==> flow/design.v <==
`timescale 1ns / 1ns  
module paddle_control(
    input clk,
    input en,
    input resetn,
    input [1:0] go,  
	 input [8:0] ball_x,
	 input [7:0] ball_y,
	 output reg [2:0] PADDLE_HIT,
    output reg draw,
	 output reg [8:0] current_state
    );
    reg [8:0] next_state; 
    localparam  BRICK_WIDTH = 8'd16,
					 BRICK_HEIGHT = 8'd8,
					 PADDLE_WIDTH= 8'd32,  
					 PADDLE_HEIGHT = 8'd2,
					 PADDLE_SIZE = 8'd32,
					 PADDLE_Y_POS = 9'd220;    
    always @(posedge clk)
    if(en) begin
		if(resetn) begin
         case (current_state)
					9'd8: current_state <= 2'd2 * go[0] + current_state;  
					9'd280: current_state <= current_state - (2'd2 * go[1]);  
            default: current_state <= (2'd2 * go[0]) - (2'd2 * go[1]) + current_state;  
         endcase
			if (go[0] || go[1]) draw <= 1'b1;
			else draw <= 1'b0;
		end
		if(resetn == 1'b0) begin
			draw <= 1'b1;
			current_state <= 9'd152;
		end
    end  
	 always@(posedge clk) if(en) begin
		PADDLE_HIT <= 0;
		if(ball_y >= PADDLE_Y_POS && ball_y <= PADDLE_Y_POS + 9'd3 && ball_x >= current_state && ball_x <= current_state + PADDLE_WIDTH)  
			PADDLE_HIT <= ((ball_x - current_state) / 9'd8) + 1'b1;
	 end
endmodule
`timescale 1ns / 1ns  
module ball_control(input clk, 
	input en,
	input reset,
	input [2:0] PADDLE_HIT,
	output reg [8:0] x,
	output reg [7:0] y,
	output reg BRICK_HIT,
	output reg [8:0] brick_x,
	output reg [7:0] brick_y
	);
	localparam LEFT_UP = 3'd0, UP_LEFT = 3'd1, UP_RIGHT = 3'd2, RIGHT_UP = 3'd3, LEFT_DOWN = 3'd4, DOWN_LEFT = 3'd5, DOWN_RIGHT = 3'd6, RIGHT_DOWN = 3'd7,
					LEFT_WALL_X = 9'd12,
					TOP_WALL_Y = 8'd20,
					RIGHT_WALL_X = 9'd320 - 9'd12,
					BRICK_WIDTH = 9'd32, BRICK_HEIGHT = 8'd4,
					BRICK_ONE_X = 9'd100, BRICK_ONE_Y = 8'd60,
					BRICK_TWO_X = 9'd150, BRICK_TWO_Y = 8'd60,
					BRICK_THREE_X = 9'd200, BRICK_THREE_Y = 8'd60;
	reg [8:0] d_x;
	reg [7:0] d_y;
	reg [2:0] current_direction;
	reg [1:0] WALL_HIT; 
	reg [2:0] status;  
	always @(posedge clk) if(en) begin
		case(current_direction)
			LEFT_UP: begin
				d_x <= -9'd2;
				d_y <= -8'd1;
			end
			UP_LEFT: begin
				d_x <= -9'd1;
				d_y <= -8'd2;
			end
			UP_RIGHT: begin
				d_x <= 9'd1;
				d_y <= -8'd2;
			end
			RIGHT_UP: begin
				d_x <= 9'd2;
				d_y <= -8'd1;
			end
			LEFT_DOWN: begin
				d_x <= -9'd2;
				d_y <= 8'd1;
			end
			DOWN_LEFT: begin
				d_x <= -9'd1;
				d_y <= 8'd2;
			end
			DOWN_RIGHT: begin
				d_x <= 9'd1;
				d_y <= 8'd2;
			end
			RIGHT_DOWN: begin
				d_x <= 9'd2;
				d_y <= 8'd1;
			end
		endcase
		if(!reset) begin
			x <= 9'd160;
			y <= 8'd218;
			current_direction <= UP_RIGHT; 
			d_x <= 9'd1;
			d_y <= -8'd2;
		end
		if(!reset) begin 
			status <= 3'b111;
			BRICK_HIT <= 1'b0;
		end
		BRICK_HIT <= 1'b0;
		if(y >= BRICK_ONE_Y && y <= (BRICK_ONE_Y + BRICK_HEIGHT) && x >= BRICK_ONE_X && x <= (BRICK_ONE_X + BRICK_WIDTH) && status[0] == 1'b1) begin
			BRICK_HIT <= 1'b1;
			brick_x <= BRICK_ONE_X; brick_y <= BRICK_ONE_Y;
			status[0] <= 1'b0;
			if(current_direction == LEFT_UP || current_direction == UP_LEFT || current_direction == RIGHT_UP || current_direction == UP_RIGHT)
				current_direction <= ((x - BRICK_ONE_X) / 9'd8) + 3'd4;
			else 
				current_direction <= (x - BRICK_ONE_X) / 9'd8;
		end
		if(y >= BRICK_TWO_Y && y <= (BRICK_TWO_Y + BRICK_HEIGHT) && x >= BRICK_TWO_X && x <= (BRICK_TWO_X + BRICK_WIDTH) && status[1] == 1'b1) begin
			BRICK_HIT <= 1'b1;
			brick_x <= BRICK_TWO_X; brick_y <= BRICK_TWO_Y;
			status[1] <= 1'b0;
			if(current_direction == LEFT_UP || current_direction == UP_LEFT || current_direction == RIGHT_UP || current_direction == UP_RIGHT)
				current_direction <= ((x - BRICK_TWO_X) / 9'd8) + 3'd4;
			else 
				current_direction <= (x - BRICK_TWO_X) / 9'd8;
		end
		if(y >= BRICK_THREE_Y && y <= (BRICK_THREE_Y + BRICK_HEIGHT) && x >= BRICK_THREE_X && x <= (BRICK_THREE_X + BRICK_WIDTH) && status[2] == 1'b1) begin
			BRICK_HIT <= 1'b1;
			brick_x <= BRICK_THREE_X; brick_y <= BRICK_THREE_Y;
			status[2] <= 1'b0;
			if(current_direction == LEFT_UP || current_direction == UP_LEFT || current_direction == RIGHT_UP || current_direction == UP_RIGHT)
				current_direction <= ((x - BRICK_THREE_X) / 9'd8) + 3'd4;
			else 
				current_direction <= (x - BRICK_THREE_X) / 9'd8;
		end
		if(reset && PADDLE_HIT !== 0) current_direction <= PADDLE_HIT - 3'b1;
		if(reset && WALL_HIT !== 0) begin
			case(WALL_HIT)
				2'd1: begin case(current_direction)
							LEFT_UP: begin current_direction <= RIGHT_UP;
											d_x <= 9'd2;
											d_y <= -8'd1;
										end
							UP_LEFT: begin current_direction <= UP_RIGHT;
											d_x <= 9'd1;
											d_y <= -8'd2;
										end
							LEFT_DOWN: begin current_direction <= RIGHT_DOWN;
												d_x <= 9'd2;
												d_y <= 8'd1;
											end
							DOWN_LEFT: begin current_direction <= DOWN_RIGHT;
												d_x <= 9'd1;
												d_y <= 8'd2;
											end
						endcase
					end
				2'd2: begin case(current_direction)
							LEFT_UP: begin current_direction <= LEFT_DOWN;
											d_x <= -9'd2;
											d_y <= 8'd1;
										end
							UP_LEFT: begin current_direction <= DOWN_LEFT;
											d_x <= -9'd1;
											d_y <= 8'd2;
										end
							RIGHT_UP: begin current_direction <= RIGHT_DOWN;
											d_x <= 9'd2;
											d_y <= 8'd1;
										end
							UP_RIGHT: begin current_direction <= DOWN_RIGHT;
												d_x <= 9'd1;
												d_y <= 8'd2;
										end
						endcase
					end
				2'd3: begin case(current_direction)
							RIGHT_UP: begin current_direction <= LEFT_UP;
											d_x <= -9'd2;
											d_y <= -8'd1;
										end
							UP_RIGHT: begin current_direction <= UP_LEFT;
											d_x <= -9'd1;
											d_y <= -8'd2;
										end
							RIGHT_DOWN: begin current_direction <= LEFT_DOWN;
												d_x <= -9'd2;
												d_y <= 8'd1;
										end
							DOWN_RIGHT: begin current_direction <= DOWN_LEFT;
												d_x <= -9'd2;
												d_y <= 8'd1;
										end
						endcase
					end
			endcase
		end
		if(reset) begin 
			x <= x + d_x;
			y <= y + d_y;
		end
		if(y >= 8'd235 && y <= 8'd240) begin
			d_x <= 1'b0;
			d_y <= 1'b0;
		end
	end
	always @(posedge clk) if(en) begin
		if(!reset) WALL_HIT <= 2'b0;
		else begin
			if(x <= LEFT_WALL_X) WALL_HIT <= 2'd1; 
			else begin
				if(y <= TOP_WALL_Y) WALL_HIT <= 2'd2;
				else begin
					if(x >= RIGHT_WALL_X) WALL_HIT <= 2'd3;
					else WALL_HIT <= 2'b0;
				end
			end
		end
	end
endmodule
`timescale 1ns / 1ns  
module new_draw(input clk,
	input reset,
	input [8:0] paddle_pos,
	input p_draw,
	input [8:0] ball_x,
	input [7:0] ball_y,
	input fps,
	input BRICK_HIT,
	input [8:0] brick_x,
	input [7:0] brick_y,
	output reg [8:0] x,
	output reg [7:0] y,
	output reg [2:0] color,
	output reg wren);
	reg [30:0] current_state, next_state;	
	reg [8:0] current_paddle;
	reg [8:0] current_ball_x;
	reg [7:0] current_ball_y;
	reg [3:0] current_brick;
	reg paddle_draw;
	reg ball_draw;
	reg brick_hit;
	reg [15:0] wall_draw_progress;
	reg [6:0] paddle_draw_progress;
	reg [31:0] reset_progress;
	reg [8:0] brick_draw_progress;
	localparam  PADDLE_SIZE = 8'd64,
					INIT = 32'd0,
					LEFT_WALL_FINISHED = INIT + 32'd1920,
					TOP_WALL_FINISHED = LEFT_WALL_FINISHED + 32'd2560,
					RIGHT_WALL_FINISHED = TOP_WALL_FINISHED + 32'd1920,
					DRAW_BRICKS = RIGHT_WALL_FINISHED + 1,
					BRICKS_FINISHED = DRAW_BRICKS + 32'd128,
					WAIT = BRICKS_FINISHED + 1'd1,
					PADDLE_ERASE_START = WAIT + 1'd1,
					PADDLE_DRAW_START = PADDLE_ERASE_START + PADDLE_SIZE + 1'd1,
					PADDLE_CYCLE_END = PADDLE_DRAW_START + PADDLE_SIZE + 1'd1,
					BALL_ERASE = PADDLE_CYCLE_END + 1,
					BALL_DRAW = BALL_ERASE + 2'd2,
					BALL_CYCLE_END = BALL_DRAW + 2'd2,
					RESET_START = BRICK_ERASE_END + 1'b1,
					RESET_END = RESET_START + 32'd76800,
					BRICK_ERASE_START = BALL_CYCLE_END + 1'b1,
					BRICK_ERASE_END = BRICK_ERASE_START + 8'd128;
	always @(posedge clk) begin
		case (current_state)
			WAIT: next_state <= ball_draw ? BALL_ERASE : (paddle_draw ? PADDLE_ERASE_START: WAIT);  
			PADDLE_CYCLE_END: next_state <= (ball_draw ? BALL_ERASE : WAIT);
			BALL_CYCLE_END: next_state <= (brick_hit ? BRICK_ERASE_START : WAIT);
			BRICKS_FINISHED: begin
				if(current_brick < 3'd3) next_state <= DRAW_BRICKS;
				else next_state <= WAIT;
			end
			BRICK_ERASE_END: next_state <= (paddle_draw ? PADDLE_ERASE_START : WAIT);
			RESET_END: next_state <= INIT;
			default: next_state <= current_state + 1'd1;
		endcase			
		if(!reset) begin
			current_state <= INIT;
		end
		else current_state <= next_state;
	end
	always @(posedge clk) begin
		if(fps) ball_draw <= 1'b1;
		if(BRICK_HIT) brick_hit <= 1'b1;
		if(!reset) begin 
			brick_hit <= 1'b0;
			current_brick <= 3'b0;
		end
		case (current_state)
			INIT: begin 
				wall_draw_progress <= 16'd0;
				wren <= 1'b1;
			end	
			LEFT_WALL_FINISHED: begin
				wall_draw_progress <= 16'd0;
			end
			TOP_WALL_FINISHED: begin
				wall_draw_progress <= 16'd0;
			end
			WAIT: begin
				paddle_draw <= p_draw;
				wren <= 1'b0;
			end
			PADDLE_ERASE_START: begin 
				wren <= 1'b1;
				paddle_draw_progress <= 6'd0;
			end
			PADDLE_DRAW_START: begin
				paddle_draw_progress <= 6'd0;
				current_paddle <= paddle_pos;
			end
			PADDLE_CYCLE_END: paddle_draw <= 1'b0;
			BALL_ERASE: wren <= 1'b1;
			BALL_DRAW: begin
				current_ball_x <= ball_x;
				current_ball_y <= ball_y;
			end
			BALL_CYCLE_END: ball_draw <= 1'b0;
			RESET_START: begin 
				wren <= 1'b1;
				reset_progress <= 32'd0;
				y <= 8'd8;
			end
			DRAW_BRICKS: begin 
				wren <= 1'b1;
				brick_draw_progress <= 9'd0;
				current_brick <= current_brick + 1'b1;
			end
			BRICKS_FINISHED: wren <= 1'b0;
			BRICK_ERASE_START: brick_draw_progress <= 9'd0;
			BRICK_ERASE_END: brick_hit <= 1'b0;
			default: begin
				if(INIT < current_state && current_state < LEFT_WALL_FINISHED) begin
					color <= 3'b100;
					x <= wall_draw_progress % 4'd8;
					y <= wall_draw_progress / 4'd8;
				end
				if(LEFT_WALL_FINISHED < current_state && current_state < TOP_WALL_FINISHED) begin
					color <= 3'b100;
					x <= wall_draw_progress % 9'd320;
					y <= wall_draw_progress / 9'd320;
				end
				if(TOP_WALL_FINISHED < current_state && current_state < RIGHT_WALL_FINISHED) begin
					color <= 3'b100;
					x <= 9'd320 - (wall_draw_progress % 4'd8);
					y <= wall_draw_progress / 4'd8;
				end
				if(PADDLE_ERASE_START < current_state && current_state < PADDLE_DRAW_START) begin
					color <= 3'b000;
					x <= current_paddle + (paddle_draw_progress % 6'd32);
					y <= 9'd220 + (paddle_draw_progress / 6'd32);
				end
				if(PADDLE_DRAW_START < current_state && current_state < PADDLE_CYCLE_END) begin
					color <= 3'b001;
					x <= current_paddle + (paddle_draw_progress % 6'd32);
					y <= 9'd220 + (paddle_draw_progress / 6'd32);
				end
				if(BALL_ERASE < current_state && current_state < BALL_DRAW) begin
					color <= 3'b000;
					x <= current_ball_x;
					y <= current_ball_y;
				end
				if(BALL_DRAW < current_state && current_state < BALL_CYCLE_END) begin
					color <= 3'b010;
					x <= current_ball_x;
					y <= current_ball_y;
				end
				if(RESET_START < current_state && current_state < RESET_END) begin
					color<= 3'b000;
					x <= reset_progress % 9'd320;
					y <= reset_progress / 9'd320;
				end
				if(DRAW_BRICKS < current_state && current_state < BRICKS_FINISHED && current_brick == 4'd1) begin
					color <= 3'b110;
					x <= 9'd100 + (brick_draw_progress % 9'd32);
					y <= 8'd60 + (brick_draw_progress / 8'd32);
				end
				if(DRAW_BRICKS < current_state && current_state < BRICKS_FINISHED && current_brick == 4'd2) begin
					color <= 3'b110;
					x <= 9'd150 + (brick_draw_progress % 9'd32);
					y <= 8'd60 + (brick_draw_progress / 8'd32);
				end
				if(DRAW_BRICKS < current_state && current_state < BRICKS_FINISHED && current_brick == 4'd3) begin
					color <= 3'b110;
					x <= 9'd200 + (brick_draw_progress % 9'd32);
					y <= 8'd60 + (brick_draw_progress / 8'd32);
				end
				if(BRICK_ERASE_START < current_state && current_state < BRICK_ERASE_END) begin
					wren <= 1'b1;
					color <= 3'b000;
					x <= brick_x + (brick_draw_progress % 9'd32);
					y <= brick_y + (brick_draw_progress / 8'd32);
				end
				wall_draw_progress <= wall_draw_progress + 1'b1;
				paddle_draw_progress <= paddle_draw_progress + 1'b1;
				reset_progress <= reset_progress + 1'b1;
				brick_draw_progress <= brick_draw_progress + 1'b1;
			end
		endcase
		if(!reset) begin
			x <= 9'd0;
			y <= 8'd0;
			color <= 3'b000;
			paddle_draw <= 1'b0;
			current_paddle <= 9'd152;
			current_ball_x <= 9'd160;
			current_ball_y <= 8'd218;
		end
	end
endmodule
`timescale 1ns / 1ns  
module breakout
	(
		input         clk,
		input         resetn,        
		input  [1:0]  go,            
		input         paddle_tick,   
		input         ball_tick,     
		output [8:0]  x,
		output [7:0]  y,
		output [2:0]  colour,
		output        plot
	);
	 wire draw_paddle;
	 wire[8:0] paddle_pos;
	 wire[8:0] ball_x; wire [7:0] ball_y;
	 wire[2:0] BALL_HIT;
	 wire BRICK_HIT;
	 wire [8:0] brick_x;
	 wire [7:0] brick_y;
	 wire fps_clock = paddle_tick | ~resetn;
	 wire thirty_clock = ball_tick | ~resetn;
	paddle_control PC(.clk(clk), .en(fps_clock), .resetn(resetn), .go(go), .ball_x(ball_x), .ball_y(ball_y), .draw(draw_paddle), .current_state(paddle_pos), .PADDLE_HIT(BALL_HIT));
	ball_control BC(.clk(clk), .en(thirty_clock), .reset(resetn), .x(ball_x), .y(ball_y), .PADDLE_HIT(BALL_HIT), .BRICK_HIT(BRICK_HIT), .brick_x(brick_x), .brick_y(brick_y));
	new_draw ND(.clk(clk), .reset(resetn), .paddle_pos(paddle_pos), .p_draw(draw_paddle), .ball_x(ball_x), .ball_y(ball_y), .x(x), .y(y), .color(colour), .wren(plot), .fps(thirty_clock), .BRICK_HIT(BRICK_HIT), .brick_x(brick_x), .brick_y(brick_y));
endmodule
[Reports on breakout]
Tool output for the design above, in the order of the flow.
Line numbers count from 1 in the design file above.
The mark -- stands for no value.
Design
  top module: breakout
  clock input: clk
  cell library: sky130hd
  timing corner: tt_025C_1v80

[Word-level counts]
Source: Yosys, flattened and elaborated, memories not mapped. Widths are those after wreduce. Print and check cells do not count. Equal cells are merged and count once.
Memory sizes are those after Yosys's memory passes, which may raise the word count (mostly to a power of two), join words into wider ones and drop unused or constant bits.
Storage and ports
  flip-flop bits (word level): 243
  ROM bits: 136
  word width x clocked read ports: 17
  memories: 1
  input port bits: 6
  output and inout port bits: 21
  word-level cells: 302
Memory list
  (no name shown): depth 8, width 17, read ports 1, wr ports 0, RTL line 67  | case(current_direction)
Operators by class
  $add $sub $neg: 30
  div/mod/pow operators: 4
  $lt $le $gt $ge: 38
  equality and inequality tests: 36
  mux-type cells: 87
  bitwise operators: 6
  reductions and logical operators: 67
Operators with widths (number)
  == test 31 x 13 -> 1 bit with constant B: 13
  divider 32 x 9 -> 32 bit with constant B: 1
  modulo 32 x 9 -> 32 bit with constant B: 1
  less-than comparator 13 x 31 -> 1 bit with constant A: 8
  less-than comparator 31 x 13 -> 1 bit with constant B: 8
  case mux 31 bit (select 6 bit): 1
  divider 16 x 9 -> 16 bit with constant B: 1
  modulo 16 x 9 -> 16 bit with constant B: 1
  two-way mux 8 bit: 16
  two-way mux 9 bit: 14
  case mux 9 bit (select 2 bit): 4
  two-way mux 3 bit: 22
  case mux 32 bit (select 2 bit): 1
  case mux 8 bit (select 3 bit): 2
  case mux 9 bit (select 4 bit): 1
  case mux 3 bit (select 4 bit): 3
  adder 32 x 1 -> 32 bit with constant B: 1
  case mux 16 bit (select 2 bit): 1
  case mux 8 bit (select 4 bit): 1
  case mux 8 bit (select 2 bit): 2
  less-than comparator 1 x 31 -> 1 bit with constant A: 1
  less-than comparator 11 x 31 -> 1 bit with constant A: 1
  adder 31 x 1 -> 31 bit with constant B: 1
  less-than comparator 31 x 11 -> 1 bit with constant B: 1
  == test 31 x 11 -> 1 bit with constant B: 1
  less-than comparator 31 x 17 -> 1 bit with constant B: 1
  == test 31 x 17 -> 1 bit with constant B: 1
  logical NOT 31 bit: 1
Other operator kinds: 77; their cells: 158.

[Logic depth]
Yosys ltp: most cells in a row. Word level: on the elaborated netlist, between registers, memories and ports. Mapped: between sequential cells and ports; inverters and the memories' decode and read muxes count.
Logic depth
  depth after elaboration: 15
  ABC_AREA: 0
  mapped depth: 35
  depth with buffers taken out: 28

[After synthesis]
The flow's flattened synthesis, as Yosys stat reports it; memories are mapped. The netlist is that of the ABC_AREA named above (0 if unset); the other value can give another one.
Mapped netlist
  cells in the netlist: 2193
  cell area after synthesis: 17815.8 um^2
  flip-flops: 236
Cells by type
  sky130_fd_sc_hd__edfxtp_1: number 117, area in all 3513.37 um^2
  sky130_fd_sc_hd__dfxtp_1: number 119, area in all 2.38E+03 um^2
  sky130_fd_sc_hd__ha_1: number 79, area in all 988.448 um^2
  sky130_fd_sc_hd__nor2_1: number 260, area in all 975.936 um^2
  sky130_fd_sc_hd__nand2_1: number 248, area in all 930.893 um^2
  sky130_fd_sc_hd__xnor2_1: number 79, area in all 691.914 um^2
  sky130_fd_sc_hd__a21oi_1: number 118, area in all 590.566 um^2
  sky130_fd_sc_hd__nand3_1: number 106, area in all 530.509 um^2
  sky130_fd_sc_hd__xor2_1: number 58, area in all 507.987 um^2
  sky130_fd_sc_hd__o21ai_0: number 99, area in all 495.475 um^2
  sky130_fd_sc_hd__and2_1: number 55, area in all 344.08 um^2
  sky130_fd_sc_hd__clkbuf_1: number 90, area in all 337.824 um^2
  sky130_fd_sc_hd__mux2i_1: number 33, area in all 330.317 um^2
  sky130_fd_sc_hd__nor3_1: number 59, area in all 295.283 um^2
  sky130_fd_sc_hd__inv_1: number 77, area in all 289.027 um^2
  sky130_fd_sc_hd__nand4_1: number 37, area in all 231.472 um^2
  sky130_fd_sc_hd__and3_1: number 36, area in all 225.216 um^2
  sky130_fd_sc_hd__a31oi_1: number 31, area in all 193.936 um^2
Not listed: further types 94, cells in them 492.
By module: a second synthesis without flattening, with its own total; a netlist apart from the flattened one above.
Second synthesis, totals
  cell total of the unflattened synthesis: 2498
  area total of the unflattened synthesis: 20221.9 um^2
Rows give one instance, submodules left out.
Modules
  new_draw: instances 1, cells 1966, area 15327.2 um^2
  ball_control: instances 1, cells 386, area 3550.9 um^2
  paddle_control: instances 1, cells 144, area 1331.3 um^2
  breakout: instances 1, cells 2, area 12.5 um^2

[Worst setup path after synthesis]
Path of least setup slack by OpenSTA after synthesis, without wires, with an ideal clock, recovery checks aside; 20% of the period is set as input and as output delay. Where synthesis merged equal registers, the netlist keeps one of their names.
Timing post-synthesis
  path kind: flip-flop to flip-flop
  from: register ND.reset_progress[27]
  to: register ND.x[8]
  period: 20.0 ns
  data arrival time: 6.811 ns
  required time: 19.860 ns
  setup slack: 13.049 ns
  path delay: 6.951 ns
  stages: 33
  buffers on the path: 6
  synthesis period reached: 6.951 ns
"path delay" = arrival - input delay + setup time.
"stages": output pins that drive a net of the path, with the launching flip-flop's if there is one; two outputs of one cell count as two.
"synthesis period reached" = period - worst setup slack (recovery checks aside). The figure is calculated, with input and output delays left at 20% of the set period.
Between the ends stands the longest chain of elaborated cells between them, by number of cells; it is not shown to be the way that was timed. Of several equally long chains one is given.
A line is the first line of the expression or statement that the cell stems from. Yosys adds cells for indexed reads and writes and turns some case tables into memories.
At most two assigning lines are given for a register; there are more.
On the way, post-synthesis
  cells stage by stage: sky130_fd_sc_hd__edfxtp_1 > sky130_fd_sc_hd__buf_4 > sky130_fd_sc_hd__nor2_1 > sky130_fd_sc_hd__o22ai_2 > sky130_fd_sc_hd__a21oi_4 > sky130_fd_sc_hd__nand2_2 > sky130_fd_sc_hd__or4_4 > sky130_fd_sc_hd__buf_6 > sky130_fd_sc_hd__a311oi_2 > sky130_fd_sc_hd__xnor2_1 > sky130_fd_sc_hd__nor4b_1 > sky130_fd_sc_hd__a21oi_1 > sky130_fd_sc_hd__o21a_1 > sky130_fd_sc_hd__buf_2 > sky130_fd_sc_hd__and4_1 > sky130_fd_sc_hd__a211oi_2 > sky130_fd_sc_hd__o211ai_2 > sky130_fd_sc_hd__o2bb2ai_1 > sky130_fd_sc_hd__buf_4 > sky130_fd_sc_hd__and3_1 > sky130_fd_sc_hd__o22a_1 > sky130_fd_sc_hd__nor4_4 > sky130_fd_sc_hd__nand3_1 > sky130_fd_sc_hd__nor3b_2 > sky130_fd_sc_hd__o22ai_4 > sky130_fd_sc_hd__buf_2 > sky130_fd_sc_hd__a21oi_1 > sky130_fd_sc_hd__a211oi_2 > sky130_fd_sc_hd__buf_2 > sky130_fd_sc_hd__o32ai_1 > sky130_fd_sc_hd__a221o_1 > sky130_fd_sc_hd__a31oi_1 > sky130_fd_sc_hd__a21oi_1
  length of the longest elaborated chain: 6
  elaborated cells between the ends (all ways): 6
  those cells by class: div: 1; mux: 5
Ends and longest elaborated chain, post-synthesis
  start: declaration: RTL line 250  | reg [31:0] reset_progress;
  start: assignment: RTL line 327  | reset_progress <= 32'd0;
  start: assignment: RTL line 402  | reset_progress <= reset_progress + 1'b1;
  modulo 32 x 9 -> 32 bit: RTL line 376  | x <= reset_progress % 9'd320;
  two-way mux 9 bit: RTL line 374  | if(RESET_START < current_state && current_state < RESET_END) begin
  two-way mux 9 bit: RTL line 379  | if(DRAW_BRICKS < current_state && current_state < BRICKS_FINISHED && current_brick == 4'd1) begin
  two-way mux 9 bit: RTL line 384  | if(DRAW_BRICKS < current_state && current_state < BRICKS_FINISHED && current_brick == 4'd2) begin
  two-way mux 9 bit: RTL line 389  | if(DRAW_BRICKS < current_state && current_state < BRICKS_FINISHED && current_brick == 4'd3) begin
  two-way mux 9 bit: RTL line 394  | if(BRICK_ERASE_START < current_state && current_state < BRICK_ERASE_END) begin
  end: assignment: RTL line 391  | x <= 9'd200 + (brick_draw_progress % 9'd32);
  end: assignment: RTL line 397  | x <= brick_x + (brick_draw_progress % 9'd32);
  end: declaration: RTL line 236  | output reg [8:0] x,

[Worst path after layout]
From the final timing report of entry A: the path of least setup slack in the routed layout; clock arrival at registers is part of the times.
Timing after layout
  path kind: flip-flop to flip-flop
  from: register ND.reset_progress[27]
  to: register ND.x[7]
  period: 7.89 ns
  data arrival time: 8.22 ns
  required time: 8.38 ns
  setup slack: 0.17 ns
  stages: 34
  buffers on the path: 6
Between the ends stands the longest chain of elaborated cells between them, by number of cells; it is not shown to be the way that was timed. Of several equally long chains one is given.
At most two assigning lines are given for a register; there are more.
On the way, after layout
  cells stage by stage: sky130_fd_sc_hd__edfxtp_1 > sky130_fd_sc_hd__or4b_4 > sky130_fd_sc_hd__a31oi_4 > sky130_fd_sc_hd__a211o_4 > sky130_fd_sc_hd__o211ai_1 > sky130_fd_sc_hd__a21oi_2 > sky130_fd_sc_hd__nor2_2 > sky130_fd_sc_hd__or3_1 > sky130_fd_sc_hd__a221o_1 > sky130_fd_sc_hd__a221oi_4 > sky130_fd_sc_hd__nor3_1 > sky130_fd_sc_hd__o21ai_1 > sky130_fd_sc_hd__o211ai_1 > sky130_fd_sc_hd__a21oi_2 > sky130_fd_sc_hd__buf_6 > sky130_fd_sc_hd__a211oi_2 > sky130_fd_sc_hd__buf_4 > sky130_fd_sc_hd__or4bb_1 > sky130_fd_sc_hd__o211ai_1 > sky130_fd_sc_hd__nor4_4 > sky130_fd_sc_hd__buf_6 > sky130_fd_sc_hd__nor4_2 > sky130_fd_sc_hd__buf_4 > sky130_fd_sc_hd__nor3_1 > sky130_fd_sc_hd__a31oi_1 > sky130_fd_sc_hd__mux2i_1 > sky130_fd_sc_hd__a211oi_2 > sky130_fd_sc_hd__buf_4 > sky130_fd_sc_hd__buf_6 > sky130_fd_sc_hd__nand3_1 > sky130_fd_sc_hd__o211ai_1 > sky130_fd_sc_hd__a221oi_2 > sky130_fd_sc_hd__o31a_1 > sky130_fd_sc_hd__o21ai_1
  length of the longest elaborated chain: 6
  elaborated cells between the ends (all ways): 6
  those cells by class: div: 1; mux: 5
Ends and longest elaborated chain, after layout
  start: declaration: RTL line 250  | reg [31:0] reset_progress;
  start: assignment: RTL line 327  | reset_progress <= 32'd0;
  start: assignment: RTL line 402  | reset_progress <= reset_progress + 1'b1;
  modulo 32 x 9 -> 32 bit: RTL line 376  | x <= reset_progress % 9'd320;
  two-way mux 9 bit: RTL line 374  | if(RESET_START < current_state && current_state < RESET_END) begin
  two-way mux 9 bit: RTL line 379  | if(DRAW_BRICKS < current_state && current_state < BRICKS_FINISHED && current_brick == 4'd1) begin
  two-way mux 9 bit: RTL line 384  | if(DRAW_BRICKS < current_state && current_state < BRICKS_FINISHED && current_brick == 4'd2) begin
  two-way mux 9 bit: RTL line 389  | if(DRAW_BRICKS < current_state && current_state < BRICKS_FINISHED && current_brick == 4'd3) begin
  two-way mux 9 bit: RTL line 394  | if(BRICK_ERASE_START < current_state && current_state < BRICK_ERASE_END) begin
  end: assignment: RTL line 391  | x <= 9'd200 + (brick_draw_progress % 9'd32);
  end: assignment: RTL line 397  | x <= brick_x + (brick_draw_progress % 9'd32);
  end: declaration: RTL line 236  | output reg [8:0] x,

FLOW RESULTS
============

Settings and measured results of 2 stored flow runs for module breakout (sky130hd), not sorted in any way. The constraints put input and output delay at 20% of the set period each and load the outputs with 0.01 pF.
"achieved clock period (ns)" is the run's clock period less its worst setup slack. It is reckoned from that one timing run; input and output delays stay at 20% of the period that was set.
"worst setup path time (ns)" = time allowed to the worst setup path (clock period - input delay - output delay, where it has them) - its slack; a late launch clock adds to it, a late capture clock takes from it.
"finish__power__total": no workload was simulated; the value follows from the tool's default switching activity.

Flow files of entry A
==> flow/run.sh <==
#!/bin/bash
# the make line also repeats the synthesis and layout settings of config.mk as NAME=value (left out here)
make -C /OpenROAD-flow-scripts/flow DESIGN_CONFIG=/design/flow/config.mk WORK_HOME=/design/flow/orfs CLKGATE_MAP_FILE= finish
==> flow/config.mk <==
export PLATFORM = sky130hd
export DESIGN_NAME = breakout
export DESIGN_NICKNAME = breakout
export VERILOG_FILES = /design/flow/design.v
export SDC_FILE = /design/flow/constraint.sdc
export NUM_CORES = 4
export LEC_CHECK = 0
export CAP_MARGIN = 20
export CELL_PAD_IN_SITES_DETAIL_PLACEMENT = 0
export CORE_ASPECT_RATIO = 0.6
export CORE_MARGIN = 3
export CORE_UTILIZATION = 40
export CTS_CLUSTER_DIAMETER = 280
export GPL_ROUTABILITY_DRIVEN = 0
export HOLD_SLACK_MARGIN = -0.1
export MAX_ROUTING_LAYER = met4
export MIN_ROUTING_LAYER = met1
export PLACE_DENSITY_LB_ADDON = 0.14
export SETUP_SLACK_MARGIN = 0.42
export SLEW_MARGIN = 40
export TNS_END_PERCENT = 20
==> flow/constraint.sdc <==
create_clock -name core_clock -period 7.89 [get_ports {clk}]
set_input_delay 1.5780 -clock core_clock [delete_from_list [all_inputs] [get_ports {clk}]]
set_output_delay 1.5780 -clock core_clock [all_outputs]
set_load 0.01 [all_outputs]

report of entry A
yosys chip area after synthesis (um^2): 17815.8
finish__design__die__area: 47191.2
finish__design__instance__area__stdcell: 20746.1
finish__design__instance__utilization: 0.4755
finish__timing__setup__ws: 0.166
finish__timing__setup__tns: 0.000
finish__timing__hold__ws: 0.426
finish__power__total: 4.586e-03
achieved clock period (ns): 7.724
worst setup path time (ns): 7.72
worst setup path kind: flip-flop to flip-flop

Flow files of entry B
==> flow/run.sh <==
#!/bin/bash
# the make line also repeats the synthesis and layout settings of config.mk as NAME=value (left out here)
make -C /OpenROAD-flow-scripts/flow DESIGN_CONFIG=/design/flow/config.mk WORK_HOME=/design/flow/orfs CLKGATE_MAP_FILE= finish
==> flow/config.mk <==
export PLATFORM = sky130hd
export DESIGN_NAME = breakout
export DESIGN_NICKNAME = breakout
export VERILOG_FILES = /design/flow/design.v
export SDC_FILE = /design/flow/constraint.sdc
export NUM_CORES = 4
export LEC_CHECK = 0
export CAP_MARGIN = 20
export CORE_MARGIN = 2
export CORE_UTILIZATION = 22
export SLEW_MARGIN = 20
==> flow/constraint.sdc <==
create_clock -name core_clock -period 9.36 [get_ports {clk}]
set_input_delay 1.8720 -clock core_clock [delete_from_list [all_inputs] [get_ports {clk}]]
set_output_delay 1.8720 -clock core_clock [all_outputs]
set_load 0.01 [all_outputs]

report of entry B
yosys chip area after synthesis (um^2): 17815.8
finish__design__die__area: 83272.6
finish__design__instance__area__stdcell: 20005.4
finish__design__instance__utilization: 0.2492
finish__timing__setup__ws: 0.680
finish__timing__setup__tns: 0.000
finish__timing__hold__ws: 0.421
finish__power__total: 3.813e-03
achieved clock period (ns): 8.680
worst setup path time (ns): 8.68
worst setup path kind: flip-flop to flip-flop
